==> flow/design.v <==
module memory (
    input  wire        clk,
    input  wire        rst,          
    input  wire        we,           
    input  wire [3:0]  write_addr,   
    input  wire [3:0]  read_addr_1,  
    input  wire [3:0]  read_addr_2,  
    input  wire [15:0] write_data,   
    output wire [15:0] read_data_1,  
    output wire [15:0] read_data_2   
);
    reg [15:0] RAM [0:15];
    integer i;
    assign read_data_1 = RAM[read_addr_1];
    assign read_data_2 = RAM[read_addr_2];
    always @(posedge clk) begin
        if (rst) begin
            for (i = 0; i < 16; i = i + 1) begin
                RAM[i] <= 16'd0;
            end
        end else if (we) begin
            RAM[write_addr] <= write_data;
        end
    end
endmodule
module module_alu (
    input  wire [2:0]  opcode,
    input  wire signed [15:0] operand_a,
    input  wire signed [15:0] operand_b,
    output reg  signed [15:0] result
);
    localparam OP_LOAD  = 3'b000;
    localparam OP_ADD   = 3'b001;
    localparam OP_ADDI  = 3'b010;
    localparam OP_SUB   = 3'b011;
    localparam OP_SUBI  = 3'b100;
    localparam OP_MUL   = 3'b101;
    localparam OP_CLEAR = 3'b110;
    localparam OP_DSPLY = 3'b111; 
    always @(*) begin
        case (opcode)
            OP_LOAD:  result = operand_b;         
            OP_ADD:   result = operand_a + operand_b;
            OP_ADDI:  result = operand_a + operand_b;
            OP_SUB:   result = operand_a - operand_b;
            OP_SUBI:  result = operand_a - operand_b;
            OP_MUL:   result = operand_a * operand_b;
            OP_CLEAR: result = 16'd0;             
            OP_DSPLY: result = operand_a;         
            default:  result = 16'd0;
        endcase
    end
endmodule
module module_mini_cpu (
    input  wire        clk,                                    
    input  wire        rst,
    input  wire        button_power,    
    input  wire        button_send,     
    input  wire [17:0] switches,     
    output reg         system_reset_out,     
    output reg         show_splash_req, 
    output reg         force_blank_req, 
    output reg         lcd_start,
    output reg [2:0]   lcd_opcode,
    output reg [3:0]   lcd_reg_index,
    output reg [15:0]  lcd_value,
    input  wire        lcd_busy
);
    localparam [2:0] OP_LOAD    = 3'b000;
    localparam [2:0] OP_ADD     = 3'b001;
    localparam [2:0] OP_ADDI    = 3'b010;
    localparam [2:0] OP_SUB     = 3'b011;
    localparam [2:0] OP_SUBI    = 3'b100;
    localparam [2:0] OP_MUL     = 3'b101;
    localparam [2:0] OP_CLEAR   = 3'b110;
    localparam [2:0] OP_DISPLAY = 3'b111;
    wire [2:0] op_code      = switches[17:15];
    wire [3:0] reg_dest     = switches[14:11];  
    wire [3:0] reg_source_1 = switches[10:7];   
    wire [3:0] reg_source_2 = switches[6:3];    
    wire [6:0] immediate_raw  = switches[6:0]; 
    wire       immediate_sign = immediate_raw[6];
    wire [5:0] immediate_mag  = immediate_raw[5:0];
    reg  memory_write_enable;
    reg  [15:0] memory_write_data;
    wire [15:0] memory_read_1, memory_read_2;
    reg  [15:0] alu_input_a, alu_input_b;
    wire signed [15:0] alu_result;
    reg clear_instruction_signal; 
    wire memory_reset = system_reset_out || clear_instruction_signal;
    wire [3:0] read_address_1;
    assign read_address_1 = (op_code == OP_DISPLAY) ? reg_dest : reg_source_1;
    wire signed [15:0] immediate_extended;
    assign immediate_extended = (immediate_sign) ? -{10'd0, immediate_mag} : {10'd0, immediate_mag};
    reg btn_send_last, btn_power_last;
    wire send_released  = (btn_send_last == 1'b1 && button_send == 1'b0);
    wire power_released = (btn_power_last == 1'b1 && button_power == 1'b0);
    always @(posedge clk) begin
        btn_send_last  <= button_send;
        btn_power_last <= button_power;
    end
    memory mem_unit (
        .clk(clk), 
        .rst(memory_reset), 
        .we(memory_write_enable), 
        .write_addr(reg_dest), 
        .write_data(memory_write_data),
        .read_addr_1(read_address_1),
        .read_addr_2(reg_source_2),
        .read_data_1(memory_read_1), 
        .read_data_2(memory_read_2)
    );
    module_alu alu_unit (
        .opcode(op_code), 
        .operand_a(alu_input_a), 
        .operand_b(alu_input_b), 
        .result(alu_result)
    );
    localparam STATE_OFF        = 0, 
               STATE_WAIT_BOOT  = 1, 
               STATE_SPLASH     = 2, 
               STATE_IDLE       = 3, 
               STATE_EXECUTE    = 4, 
               STATE_LATCH      = 5, 
               STATE_SHUTDOWN   = 6, 
               STATE_UPDATE_LCD = 7, 
               STATE_WAIT_LCD   = 8;
    reg [3:0] current_state;
    reg [15:0] wait_timer; 
    always @(posedge clk) begin
        clear_instruction_signal <= 0; 
        if (rst) begin
            current_state <= STATE_OFF;
            system_reset_out <= 1;
            memory_write_enable <= 0;
            lcd_start <= 0;
            show_splash_req <= 0;
            force_blank_req <= 0;
            wait_timer <= 0;
        end else
        case (current_state)
            STATE_OFF: begin
                system_reset_out <= 1; 
                memory_write_enable <= 0; 
                lcd_start <= 0; 
                show_splash_req <= 0; 
                force_blank_req <= 0; 
                wait_timer <= 0;
                if (power_released) begin 
                    system_reset_out <= 0; 
                    current_state <= STATE_WAIT_BOOT; 
                end
            end
            STATE_WAIT_BOOT: begin
                if (wait_timer < 1000) begin
                    wait_timer <= wait_timer + 1;
                end else if (!lcd_busy) begin
                    current_state <= STATE_SPLASH;
                end
            end
            STATE_SPLASH: begin 
                show_splash_req <= 1; 
                current_state <= STATE_UPDATE_LCD; 
            end
            STATE_IDLE: begin
                memory_write_enable <= 0; 
                lcd_start <= 0; 
                show_splash_req <= 0; 
                force_blank_req <= 0;
                if (power_released) begin
                    current_state <= STATE_SHUTDOWN;
                end else if (send_released) begin
                    current_state <= STATE_EXECUTE;
                end
            end
            STATE_SHUTDOWN: begin 
                force_blank_req <= 1; 
                current_state <= STATE_UPDATE_LCD; 
            end
            STATE_EXECUTE: begin
                case (op_code)
                    OP_LOAD: begin 
                        alu_input_a <= 0; 
                        alu_input_b <= immediate_extended; 
                    end 
                    OP_ADD, OP_SUB: begin 
                        alu_input_a <= memory_read_1; 
                        alu_input_b <= memory_read_2; 
                    end 
                    OP_ADDI, OP_SUBI, OP_MUL: begin 
                        alu_input_a <= memory_read_1; 
                        alu_input_b <= immediate_extended; 
                    end 
                    OP_CLEAR: begin 
                        alu_input_a <= 0; 
                        alu_input_b <= 0; 
                        clear_instruction_signal <= 1; 
                    end 
                    OP_DISPLAY: begin 
                        alu_input_a <= memory_read_1; 
                        alu_input_b <= 0; 
                    end 
                    default: begin alu_input_a <= 0; alu_input_b <= 0; end
                endcase
                current_state <= STATE_LATCH;
            end
            STATE_LATCH: begin
                if (op_code != OP_DISPLAY && op_code != OP_CLEAR) begin 
                    memory_write_enable <= 1; 
                    memory_write_data <= alu_result;
                end
                lcd_opcode <= op_code; 
                lcd_reg_index <= reg_dest; 
                lcd_value <= alu_result;
                current_state <= STATE_UPDATE_LCD;
            end
            STATE_UPDATE_LCD: begin 
                memory_write_enable <= 0; 
                lcd_start <= 1; 
                wait_timer <= 0; 
                current_state <= STATE_WAIT_LCD; 
            end
            STATE_WAIT_LCD: begin
                lcd_start <= 0; 
                if (wait_timer < 15) begin
                    wait_timer <= wait_timer + 1;
                end else if (!lcd_busy) begin
                    if (force_blank_req) current_state <= STATE_OFF;
                    else current_state <= STATE_IDLE;
                end
            end
        endcase
    end
endmodule
module lcd_init_hd44780 (
    input  wire        clk,
    input  wire        rst,
    input  wire        start,
    output reg         done,
    output reg  [7:0]  lcd_data,
    output reg         lcd_rs,
    output reg         lcd_rw,
    output reg         lcd_e
);
    localparam [7:0] CMD_FUNCTION_SET  = 8'h38;
    localparam [7:0] CMD_DISPLAY_ON    = 8'h0C;
    localparam [7:0] CMD_DISPLAY_CLEAR = 8'h01;
    localparam [7:0] CMD_ENTRY_MODE    = 8'h06;
    localparam integer NUM_CMDS = 4;
    localparam [31:0] DELAY_POWER_ON  = 32'd750_000;
    localparam [31:0] DELAY_STD_CMD   = 32'd2_000;
    localparam [31:0] DELAY_CLEAR_CMD = 32'd90_000;
    localparam [31:0] DELAY_PULSE_E   = 32'd50;
    localparam [2:0] S_IDLE=0, S_POWER_WAIT=1, S_SETUP=2, S_PULSE=3, S_WAIT=4, S_DONE=5;
    reg [2:0]  state, next_state;
    reg [31:0] delay_cnt, next_delay_cnt;
    reg [2:0]  cmd_idx, next_cmd_idx;
    reg [7:0] current_cmd;
    function [7:0] command_rom;
        input [2:0] idx;
        case (idx)
            3'd0: command_rom = CMD_FUNCTION_SET;
            3'd1: command_rom = CMD_DISPLAY_ON;
            3'd2: command_rom = CMD_DISPLAY_CLEAR;
            default: command_rom = CMD_ENTRY_MODE;
        endcase
    endfunction
    function [31:0] cmd_delay_rom;
        input [2:0] idx;
        case (idx)
            3'd2: cmd_delay_rom = DELAY_CLEAR_CMD;
            default: cmd_delay_rom = DELAY_STD_CMD;
        endcase
    endfunction
    always @(posedge clk or posedge rst) begin
        if (rst) begin
            state <= S_IDLE; delay_cnt <= 0; cmd_idx <= 0;
        end else begin
            state <= next_state; delay_cnt <= next_delay_cnt; cmd_idx <= next_cmd_idx;
        end
    end
    always @(*) begin
        next_state = state; next_delay_cnt = delay_cnt; next_cmd_idx = cmd_idx;
        case (state)
            S_IDLE: if (start) begin next_state = S_POWER_WAIT; next_delay_cnt = DELAY_POWER_ON; next_cmd_idx = 0; end
            S_POWER_WAIT: if (delay_cnt > 0) next_delay_cnt = delay_cnt - 1; else next_state = S_SETUP;
            S_SETUP: if (cmd_idx < NUM_CMDS) begin next_state = S_PULSE; next_delay_cnt = DELAY_PULSE_E; end else next_state = S_DONE;
            S_PULSE: if (delay_cnt > 0) next_delay_cnt = delay_cnt - 1; else begin next_state = S_WAIT; next_delay_cnt = cmd_delay_rom(cmd_idx); end
            S_WAIT: if (delay_cnt > 0) next_delay_cnt = delay_cnt - 1; else begin next_cmd_idx = cmd_idx + 1; next_state = S_SETUP; end
            S_DONE: next_state = S_DONE;
            default: next_state = S_IDLE;
        endcase
    end
    always @(*) begin
        lcd_data = 0; lcd_rs = 0; lcd_rw = 0; lcd_e = 0; done = 0;
        current_cmd = (cmd_idx < NUM_CMDS) ? command_rom(cmd_idx) : 8'h00;
        case (state)
            S_SETUP: begin lcd_data = current_cmd; end
            S_PULSE: begin lcd_data = current_cmd; lcd_e = 1; end
            S_WAIT:  begin lcd_data = current_cmd; end
            S_DONE:  begin done = 1; end
        endcase
    end
endmodule
module lcd_controller (
    input  wire        clk,
    input  wire        rst,
    input  wire        start_update,    
    input  wire        mode_splash,    
    input  wire        mode_blank,     
    input  wire [2:0]  instruction_opcode,     
    input  wire [3:0]  register_index,    
    input  wire signed [15:0] register_value, 
    output reg         busy_flag,          
    output wire [7:0] lcd_data,
    output wire       lcd_rs,
    output wire       lcd_rw,
    output wire       lcd_e
);
    wire init_done;
    reg  trigger_init;
    wire [7:0] init_data_bus;
    wire init_rs, init_rw, init_e;
    lcd_init_hd44780 lcd_init_inst (
        .clk(clk), .rst(rst), .start(trigger_init), .done(init_done),
        .lcd_data(init_data_bus), .lcd_rs(init_rs), .lcd_rw(init_rw), .lcd_e(init_e)
    );
    reg [7:0] write_data_bus;
    reg write_rs, write_e;
    assign lcd_data = (init_done) ? write_data_bus : init_data_bus;
    assign lcd_rs   = (init_done) ? write_rs       : init_rs;
    assign lcd_rw   = 1'b0;  
    assign lcd_e    = (init_done) ? write_e        : init_e;
    reg [7:0] lcd_buffer [0:31];  
    reg [15:0] absolute_value;
    reg [3:0]  digit_thou, digit_hund, digit_tens, digit_ones, digit_ten_thou; 
    integer i;
    function [39:0] get_opcode_string; 
        input [2:0] op;
        case(op)
            3'b000: get_opcode_string = "LOAD ";
            3'b001: get_opcode_string = "ADD  ";
            3'b010: get_opcode_string = "ADDI ";
            3'b011: get_opcode_string = "SUB  ";
            3'b100: get_opcode_string = "SUBI ";
            3'b101: get_opcode_string = "MUL  ";
            3'b110: get_opcode_string = "CLEAR"; 
            3'b111: get_opcode_string = "DPL  "; 
            default: get_opcode_string = "UNK  ";
        endcase
    endfunction
    reg [39:0] current_op_str;
    localparam S_IDLE        = 0, 
               S_FORMAT_TEXT = 1, 
               S_CMD_CLEAR   = 2, S_WAIT_CLEAR   = 3, 
               S_WRITE_LINE1 = 4, 
               S_CMD_NEWLINE = 5, S_WAIT_NEWLINE = 6, 
               S_WRITE_LINE2 = 7, 
               S_PULSE_EN    = 8; 
    reg [3:0] state;
    reg [3:0] return_state; 
    reg [31:0] delay_counter;
    reg [5:0] char_pointer;
    localparam DELAY_PULSE = 32'd50;     
    localparam DELAY_CHAR  = 32'd2500;   
    localparam DELAY_CMD   = 32'd80000;  
    always @(posedge clk or posedge rst) begin
        if (rst) begin
            state <= S_IDLE;
            trigger_init <= 0;
            busy_flag <= 1;
            write_e <= 0;
            write_rs <= 0;
            write_data_bus <= 8'h00;
            char_pointer <= 0;
        end else begin
            if (!trigger_init && !init_done) trigger_init <= 1;
            case (state)
                S_IDLE: begin
                    write_e <= 0;
                    if (init_done) begin
                        busy_flag <= 0;
                        if (start_update) begin
                            busy_flag <= 1;
                            state <= S_FORMAT_TEXT;
                        end
                    end
                end
                S_FORMAT_TEXT: begin
                    if (mode_blank) begin
                        for(i=0; i<32; i=i+1) lcd_buffer[i] = " "; 
                    end
                    else if (mode_splash) begin
                        lcd_buffer[0] = "-"; lcd_buffer[1] = "-"; 
                        lcd_buffer[2] = "-"; lcd_buffer[3] = "-";
                        for(i=4; i<10; i=i+1) lcd_buffer[i] = " ";
                        lcd_buffer[10] = "[";
                        lcd_buffer[11] = "0"; lcd_buffer[12] = "0";
                        lcd_buffer[13] = "0"; lcd_buffer[14] = "0";
                        lcd_buffer[15] = "]";
                        for(i=16; i<26; i=i+1) lcd_buffer[i] = " "; 
                        lcd_buffer[26] = "+";
                        for(i=27; i<32; i=i+1) lcd_buffer[i] = "0";
                    end 
                    else if (instruction_opcode == 3'b110) begin 
                        current_op_str = get_opcode_string(instruction_opcode); 
                        {lcd_buffer[0], lcd_buffer[1], lcd_buffer[2], lcd_buffer[3], lcd_buffer[4]} = current_op_str;
                        for(i=5; i<32; i=i+1) lcd_buffer[i] = " ";
                    end
                    else begin 
                        current_op_str = get_opcode_string(instruction_opcode);
                        {lcd_buffer[0], lcd_buffer[1], lcd_buffer[2], lcd_buffer[3], lcd_buffer[4]} = current_op_str;
                        for(i=5; i<10; i=i+1) lcd_buffer[i] = " ";
                        lcd_buffer[10] = "[";
                        lcd_buffer[11] = (register_index[3]) ? "1" : "0";
                        lcd_buffer[12] = (register_index[2]) ? "1" : "0";
                        lcd_buffer[13] = (register_index[1]) ? "1" : "0";
                        lcd_buffer[14] = (register_index[0]) ? "1" : "0";
                        lcd_buffer[15] = "]";
                        for(i=16; i<26; i=i+1) lcd_buffer[i] = " ";
                        if (register_value[15] == 1'b1) begin
                            lcd_buffer[26] = "-"; absolute_value = -register_value;
                        end else begin
                            lcd_buffer[26] = "+"; absolute_value = register_value;
                        end
                        digit_ten_thou = (absolute_value/10000)%10; 
                        digit_thou     = (absolute_value/1000)%10;
                        digit_hund     = (absolute_value/100)%10; 
                        digit_tens     = (absolute_value/10)%10; 
                        digit_ones     = absolute_value%10;
                        lcd_buffer[27] = {4'b0011, digit_ten_thou}; 
                        lcd_buffer[28] = {4'b0011, digit_thou};
                        lcd_buffer[29] = {4'b0011, digit_hund}; 
                        lcd_buffer[30] = {4'b0011, digit_tens};
                        lcd_buffer[31] = {4'b0011, digit_ones};
                    end
                    state <= S_CMD_CLEAR;
                end
                S_CMD_CLEAR: begin 
                    write_rs <= 0; write_data_bus <= 8'h01; write_e <= 1;
                    delay_counter <= DELAY_PULSE; state <= S_WAIT_CLEAR; 
                end
                S_WAIT_CLEAR: begin 
                    if (delay_counter > 0) begin delay_counter <= delay_counter - 1; if(delay_counter==DELAY_PULSE/2) write_e<=0; end 
                    else begin delay_counter <= DELAY_CMD; char_pointer <= 0; state <= S_WRITE_LINE1; end 
                end
                S_WRITE_LINE1: begin 
                    if (delay_counter > 0) delay_counter <= delay_counter - 1; 
                    else begin 
                        if (char_pointer < 16) begin 
                            write_rs <= 1; write_data_bus <= lcd_buffer[char_pointer];
                            write_e <= 1; delay_counter <= DELAY_CHAR; 
                            char_pointer <= char_pointer + 1; 
                            return_state <= S_WRITE_LINE1; state <= S_PULSE_EN; 
                        end else state <= S_CMD_NEWLINE; 
                    end 
                end
                S_CMD_NEWLINE: begin 
                    write_rs <= 0; write_data_bus <= 8'hC0; write_e <= 1;
                    delay_counter <= DELAY_PULSE; state <= S_WAIT_NEWLINE; 
                end
                S_WAIT_NEWLINE: begin 
                    if (delay_counter > 0) begin delay_counter <= delay_counter - 1; if(delay_counter==DELAY_PULSE/2) write_e<=0; end 
                    else begin delay_counter <= DELAY_CHAR; state <= S_WRITE_LINE2; end 
                end
                S_WRITE_LINE2: begin 
                    if (delay_counter > 0) delay_counter <= delay_counter - 1; 
                    else begin 
                        if (char_pointer < 32) begin 
                            write_rs <= 1; write_data_bus <= lcd_buffer[char_pointer];
                            write_e <= 1; delay_counter <= DELAY_CHAR; 
                            char_pointer <= char_pointer + 1; 
                            return_state <= S_WRITE_LINE2; state <= S_PULSE_EN; 
                        end else state <= S_IDLE; 
                    end 
                end
                S_PULSE_EN: begin 
                    if (delay_counter > 0) begin 
                        delay_counter <= delay_counter - 1; 
                        if(delay_counter == DELAY_PULSE/2) write_e <= 0; 
                    end else begin 
                        delay_counter <= DELAY_CHAR; state <= return_state; 
                    end 
                end
            endcase
        end
    end
endmodule
module DE2_115_Project_Top (
    input  wire        CLOCK_50,
    input  wire        RST,       
    input  wire [3:0]  KEY,       
    input  wire [17:0] SW,        
    output wire [7:0]  LCD_DATA,
    output wire        LCD_RS,
    output wire        LCD_RW,
    output wire        LCD_EN,
    output wire        LCD_ON,   
    output wire        LCD_BLON
);
    assign LCD_ON   = 1'b1;
    assign LCD_BLON = 1'b1;
    wire        cpu_lcd_start;
    wire [2:0]  cpu_lcd_opcode;
    wire [3:0]  cpu_lcd_reg_idx;
    wire [15:0] cpu_lcd_value;
    wire        lcd_is_busy;
    wire system_reset;          
    wire is_splash_screen;  
    wire is_shutdown_screen;  
    wire button_power = !KEY[0];
    wire button_send  = !KEY[1];
    module_mini_cpu cpu (
        .clk(CLOCK_50),
        .rst(RST),
        .button_power(button_power),
        .button_send(button_send),
        .switches(SW),
        .system_reset_out(system_reset),
        .show_splash_req(is_splash_screen),
        .force_blank_req(is_shutdown_screen),
        .lcd_start(cpu_lcd_start),
        .lcd_opcode(cpu_lcd_opcode),
        .lcd_reg_index(cpu_lcd_reg_idx),
        .lcd_value(cpu_lcd_value),
        .lcd_busy(lcd_is_busy)
    );
    lcd_controller display_ctrl (
        .clk(CLOCK_50),
        .rst(system_reset),         
        .start_update(cpu_lcd_start),
        .mode_splash(is_splash_screen),
        .mode_blank(is_shutdown_screen),
        .instruction_opcode(cpu_lcd_opcode),
        .register_index(cpu_lcd_reg_idx),
        .register_value(cpu_lcd_value),
        .busy_flag(lcd_is_busy),
        .lcd_data(LCD_DATA),
        .lcd_rs(LCD_RS),
        .lcd_rw(LCD_RW),
        .lcd_e(LCD_EN)
    );
endmodule
## Reports on DE2_115_Project_Top

Tool output for the design above, in the order of the flow.
Line numbers count from 1 in the design file above.
Library cell names are shortened.
Not given: n/a

- Top module: DE2_115_Project_Top
- Clock: CLOCK_50
- Cell library: sky130hd
- Library corner: tt_025C_1v80

## Elaborated design

Source: Yosys, flattened and elaborated. Widths are those after wreduce. Print and check cells do not count.
Memory sizes are those after Yosys's memory passes, which may raise the word count (mostly to a power of two), join words into wider ones and drop unused or constant bits.

- Memories: 3
- ROM bits: 368
- Output and inout port bits: 13
- Memory bits (writable): 256
- Bits in registers: 331
- Input port bits: 24

- Add/sub/neg operators: 9
- Multiply operators: 1
- Bitwise gates (word level): 3
- Eq/ne operators: 93
- Div/mod/pow operators: 9
- Mux-type cells: 141
- Reductions and logical operators: 69
- Magnitude comparators: 7

Memory list:

| name | depth | width | RTL line | source |
|---|---|---|---|---|
| cpu.mem_unit.RAM | 16 | 16 | 12 | `reg [15:0] RAM [0:15];` |
| (name not given) | 8 | 23 | 340 | `case(op)` |
| (name not given) | 8 | 23 | 340 |  |

Operators with widths:

| cell | count |
|---|---|
| 32-bit by 4-bit remainder unit with 32-bit output with constant B | 4 |
| 16-bit by 14-bit divider with 32-bit output with constant B | 1 |
| 16-bit by 10-bit divider with 32-bit output with constant B | 1 |
| 32-bit two-way mux | 10 |
| 16-bit by 16-bit multiplier with 16-bit output | 1 |
| 16-bit by 7-bit divider with 32-bit output with constant B | 1 |
| 32-bit case mux with 5-bit select | 1 |
| 16-bit two-way mux | 10 |
| 8-bit case mux with 18-bit select | 1 |
| 16-bit by 4-bit divider with 32-bit output with constant B | 1 |
| 16-bit by 4-bit remainder unit with 32-bit output with constant B | 1 |
| 32-bit case mux with 4-bit select | 1 |
| 4-bit two-way mux | 29 |
| 16-bit case mux with 6-bit select | 1 |
| 8-bit two-way mux | 12 |
| 16-bit case mux with 3-bit select | 2 |
| 5-bit two-way mux | 18 |
| 5-bit == test with constant B | 16 |
| 32-bit by 1-bit subtractor with 32-bit output with constant B | 2 |
| 32-bit by 1-bit > comparator with 1-bit output with constant B | 2 |
| 5-bit by 4-bit == test with 1-bit output with constant B | 8 |
| 4-bit case mux with 9-bit select | 1 |
| 6-bit case mux with 3-bit select | 2 |
| 32-bit by 5-bit == test with 1-bit output with constant B | 1 |
| 4-bit by 3-bit == test with 1-bit output with constant B | 8 |
| 16-bit case mux with 2-bit select | 1 |
| 8-bit case mux with 4-bit select | 1 |
| 2-bit inequality test with constant B | 15 |

Other operator kinds: 63; their cells: 180.

## Logic depth

Longest topological path by Yosys (ltp), each cell counted once; first at word level (registers and memories cut), then after technology mapping (sequential cells cut; the memories' decode and read muxes count).

- Depth in word-level cells: 10
- ABC_AREA: 0
- Gate-level depth with buffers: 40

## Mapped cells and area

Yosys stat after the flow's synthesis: flattened, memories mapped to cells. It holds for the ABC_AREA given above (unset counts as 0); a run with the other value may have another netlist.
Totals and module areas in this step are rounded.

Cells by type:

| cell type | count | total area (um2) |
|---|---|---|
| edfxtp_1 | 408 | 1.23E+04 |
| mux4_2 | 143 | 3.22E+03 |
| and2_1 | 345 | 2,158.32 |
| fa_1 | 80 | 1.6E+03 |
| dfrtp_1 | 61 | 1.53E+03 |
| ha_1 | 118 | 1.48E+03 |
| dfxtp_1 | 51 | 1.02E+03 |
| nand2_1 | 266 | 998.458 |
| xnor2_1 | 114 | 998.458 |
| nor2_1 | 256 | 960.922 |
| o21ai_0 | 180 | 900.864 |
| a21oi_1 | 149 | 745.715 |
| inv_1 | 186 | 698.17 |
| clkbuf_1 | 171 | 641.866 |
| mux2i_1 | 53 | 530.509 |
| xor2_1 | 58 | 507.987 |
| nor3_1 | 80 | 400.384 |
| a211oi_1 | 45 | 337.824 |

Other cell types: 103; their cells: 749.

- Cell area after synthesis: 36,700 um2
- Flip-flop cells: 522
- Mapped cells: 3,513
- Buffers: 210

By module: a second synthesis without flattening, with its own total; a netlist apart from the flattened one above.

- Cells (unflattened synthesis): 3,771
- Area total of the unflattened synthesis: 38,070 um2

Rows give one instance, submodules left out.

Modules:

| module | cells | area (um2) | times used | seq. area (um2) |
|---|---|---|---|---|
| memory | 859 | 13,410 | 1 | 7,687 |
| lcd_controller | 1,536 | 12,050 | 1 | 2,984 |
| module_alu | 767 | 5,783 | 1 | 0.0 |
| module_mini_cpu | 315 | 4,135 | 1 | 2,793 |
| lcd_init_hd44780 | 289 | 2,661 | 1 | 1,027 |
| DE2_115_Project_Top | 5 | 26.3 | 1 | 0.0 |

## Worst setup path after synthesis

Path of least setup slack by OpenSTA after synthesis, without wires, with an ideal clock, recovery checks aside; 20% of the period is set as input and as output delay. Where synthesis merged equal registers, the netlist keeps one of their names.

- Path kind: input -> register
- From: in SW[16]
- To: reg cpu.lcd_value[15]
- Path delay: 4,347 ps
- Clock period: 20,000 ps
- Setup time: 275 ps
- Arrival: 8,072 ps
- Input delay: 4,000 ps
- Setup slack: 11,652 ps
- Launch time at the first pin: 4,000 ps
- Stages: 27
- Period reached after synthesis: 8,348 ps

"path delay" = arrival - input delay + setup time.
"stages" counts driving pins, that of a launching flip-flop among them; a cell with two outputs on the path counts twice.
"period reached after synthesis" is the clock period less the worst setup slack; recovery checks do not enter. This is arithmetic on one report: input and output delays are still those of the set period (20% each).
The rows between start and end are the longest chain of elaborated cells between them; the timing report does not say that the signal goes this way. Where chains are equally long, one stands for them.
A line is the first line of the expression or statement that the cell stems from. Yosys adds cells for indexed reads and writes and turns some case tables into memories.

- Cell sequence: clkbuf_1 nor2_1 nand2_1 o21a_1 o21ai_0 inv_1 ha_1 nor2b_1 o21ai_0 nand2b_1 a21o_1 a21o_1 a21o_1 a21o_1 a21o_1 a21o_1 a21o_1 a21o_1 a21oi_1 nor2b_1 o21ai_0 nand2b_1 a21oi_1 xnor2_1 o21ai_0 nand2_1 o21ai_0
- Length of the longest elaborated chain: 3

RTL lines, path post-synthesis:

| element | RTL line | source |
|---|---|---|
| start: declaration | 493 | `input  wire [17:0] SW,` |
| 3-bit by 2-bit == test with 1-bit output | 41 | `case (opcode)` |
| 2-bit OR reduction | n/a |  |
| 16-bit case mux with 6-bit select | 41 |  |
| end: assignment | 214 | `lcd_value <= alu_result;` |
| end: declaration | 66 | `output reg [15:0]  lcd_value,` |

## Path in the finished layout

Path of least setup slack in the final report of flow run A (OpenROAD, finished layout, wires in). Where an end is a register, its clock arrival counts in the times.
The path's times are printed in steps of 10 ps; the period is the one set.

- Path kind: register -> register
- From: reg cpu.lcd_value[0]
- To: reg display_ctrl.lcd_buffer[29][1]
- Stages: 36
- Launch time at the first pin: 590 ps
- Setup slack: 2,780 ps
- Arrival: 8,490 ps
- Clock period: 10,800 ps
- Setup time: 160 ps

The rows between start and end are the longest chain of elaborated cells between them; the timing report does not say that the signal goes this way. Where chains are equally long, one stands for them.
At most two assigning lines are given for a register; there are more.

- Cell sequence: edfxtp_1 inv_2 ha_4 or3b_4 o41a_4 xnor2_4 a21oi_4 ha_4 a21oi_4 a211o_1 o31a_1 o2111ai_4 o211ai_1 xnor2_1 buf_4 o21ai_4 nand2_2 o2111a_2 a2111oi_4 or4_4 a31oi_4 o211ai_4 a221oi_4 nor2_4 xnor2_2 o32ai_1 a32oi_1 o211ai_1 a31oi_1 inv_1 buf_4 buf_4 buf_4 buf_4 a21o_1 a21oi_2
- Length of the longest elaborated chain: 8

RTL lines, path after layout:

| element | RTL line | source |
|---|---|---|
| start: declaration | 66 | `output reg [15:0]  lcd_value,` |
| start: assignment | 214 | `lcd_value <= alu_result;` |
| 16-bit negation | 422 | `lcd_buffer[26] = "-"; absolute_value = -register_value;` |
| 16-bit two-way mux | 421 | `if (register_value[15] == 1'b1) begin` |
| 16-bit two-way mux | 405 | `else if (instruction_opcode == 3'b110) begin` |
| 16-bit two-way mux | 393 | `else if (mode_splash) begin` |
| 16-bit two-way mux | 390 | `if (mode_blank) begin` |
| 16-bit two-way mux | 378 | `case (state)` |
| 16-bit by 7-bit divider with 32-bit output | 428 | `digit_hund     = (absolute_value/100)%10;` |
| 32-bit by 4-bit remainder unit with 32-bit output | 428 |  |
| end: assignment | 408 | `for(i=5; i<32; i=i+1) lcd_buffer[i] = " ";` |
| end: assignment | 433 | `lcd_buffer[29] = {4'b0011, digit_hund};` |
| end: declaration | 334 | `reg [7:0] lcd_buffer [0:31];` |

## Implementation results

3 stored runs of DE2_115_Project_Top in the flow (synthesis by Yosys, layout by OpenROAD, sky130hd cells), in arbitrary order. Constraints: input delay and output delay 20% of the set period each, output load 0.01 pF.
"period achieved" means the clock period less the worst setup slack. The figure is calculated, with input and output delays left at 20% of the set period.
"time used up by the worst setup path": the worst setup path's part of the clock period (all of it between registers, 20% less for each end at a port) less its slack. A launch clock that arrives late makes it longer, a capture clock that arrives late makes it shorter.
"time used up by the worst setup path" is given in steps of 10 ps.
The measured numbers are rounded.

### Flow run A

Settings: `ABC_AREA=0`, `CORE_MARGIN=8`, `CORE_UTILIZATION=43`, `CTS_CLUSTER_SIZE=96`, `MAX_ROUTING_LAYER=met5`, `PLACE_DENSITY_LB_ADDON=0.2`, `SETUP_SLACK_MARGIN=2.9`, `SLEW_MARGIN=15`, `TNS_END_PERCENT=75`, `period_ns=10.8`, `CAP_MARGIN=20`

- Period achieved: 8,022 ps
- Area inside the die boundary: 94,960 um2
- Synthesis area: 36,700 um2
- Time used up by the worst setup path: 8,020 ps
- Worst path kind: register -> register
- Worst setup slack after layout: 2,778 ps
- Worst hold slack: 464 ps
- Final utilization: 0.494
- Standard-cell area after layout: 41,900 um2

### Flow run B

Settings: `CORE_UTILIZATION=49`, `period_ns=10.3`, `CAP_MARGIN=20`, `CORE_MARGIN=2`, `SLEW_MARGIN=20`

- Period achieved: 9,547 ps
- Area inside the die boundary: 77,110 um2
- Synthesis area: 36,700 um2
- Time used up by the worst setup path: 9,550 ps
- Worst path kind: register -> register
- Worst setup slack after layout: 753 ps
- Worst hold slack: 478 ps
- Final utilization: 0.537
- Standard-cell area after layout: 39,900 um2

### Flow run C

Settings: `ABC_AREA=1`, `CAP_MARGIN=10`, `CELL_PAD_IN_SITES_DETAIL_PLACEMENT=2`, `CELL_PAD_IN_SITES_GLOBAL_PLACEMENT=1`, `CORE_ASPECT_RATIO=0.57`, `CORE_UTILIZATION=58`, `CTS_CLUSTER_DIAMETER=169`, `CTS_CLUSTER_SIZE=94`, `GPL_ROUTABILITY_DRIVEN=1`, `GPL_TIMING_DRIVEN=1`, `HOLD_SLACK_MARGIN=-0.01`, `MIN_ROUTING_LAYER=met2`, `PLACE_DENSITY_LB_ADDON=0.18`, `SLEW_MARGIN=0`, `TNS_END_PERCENT=55`, `period_ns=5.76`, `CORE_MARGIN=2`

Did not finish, placement stopped with DPL-0033.
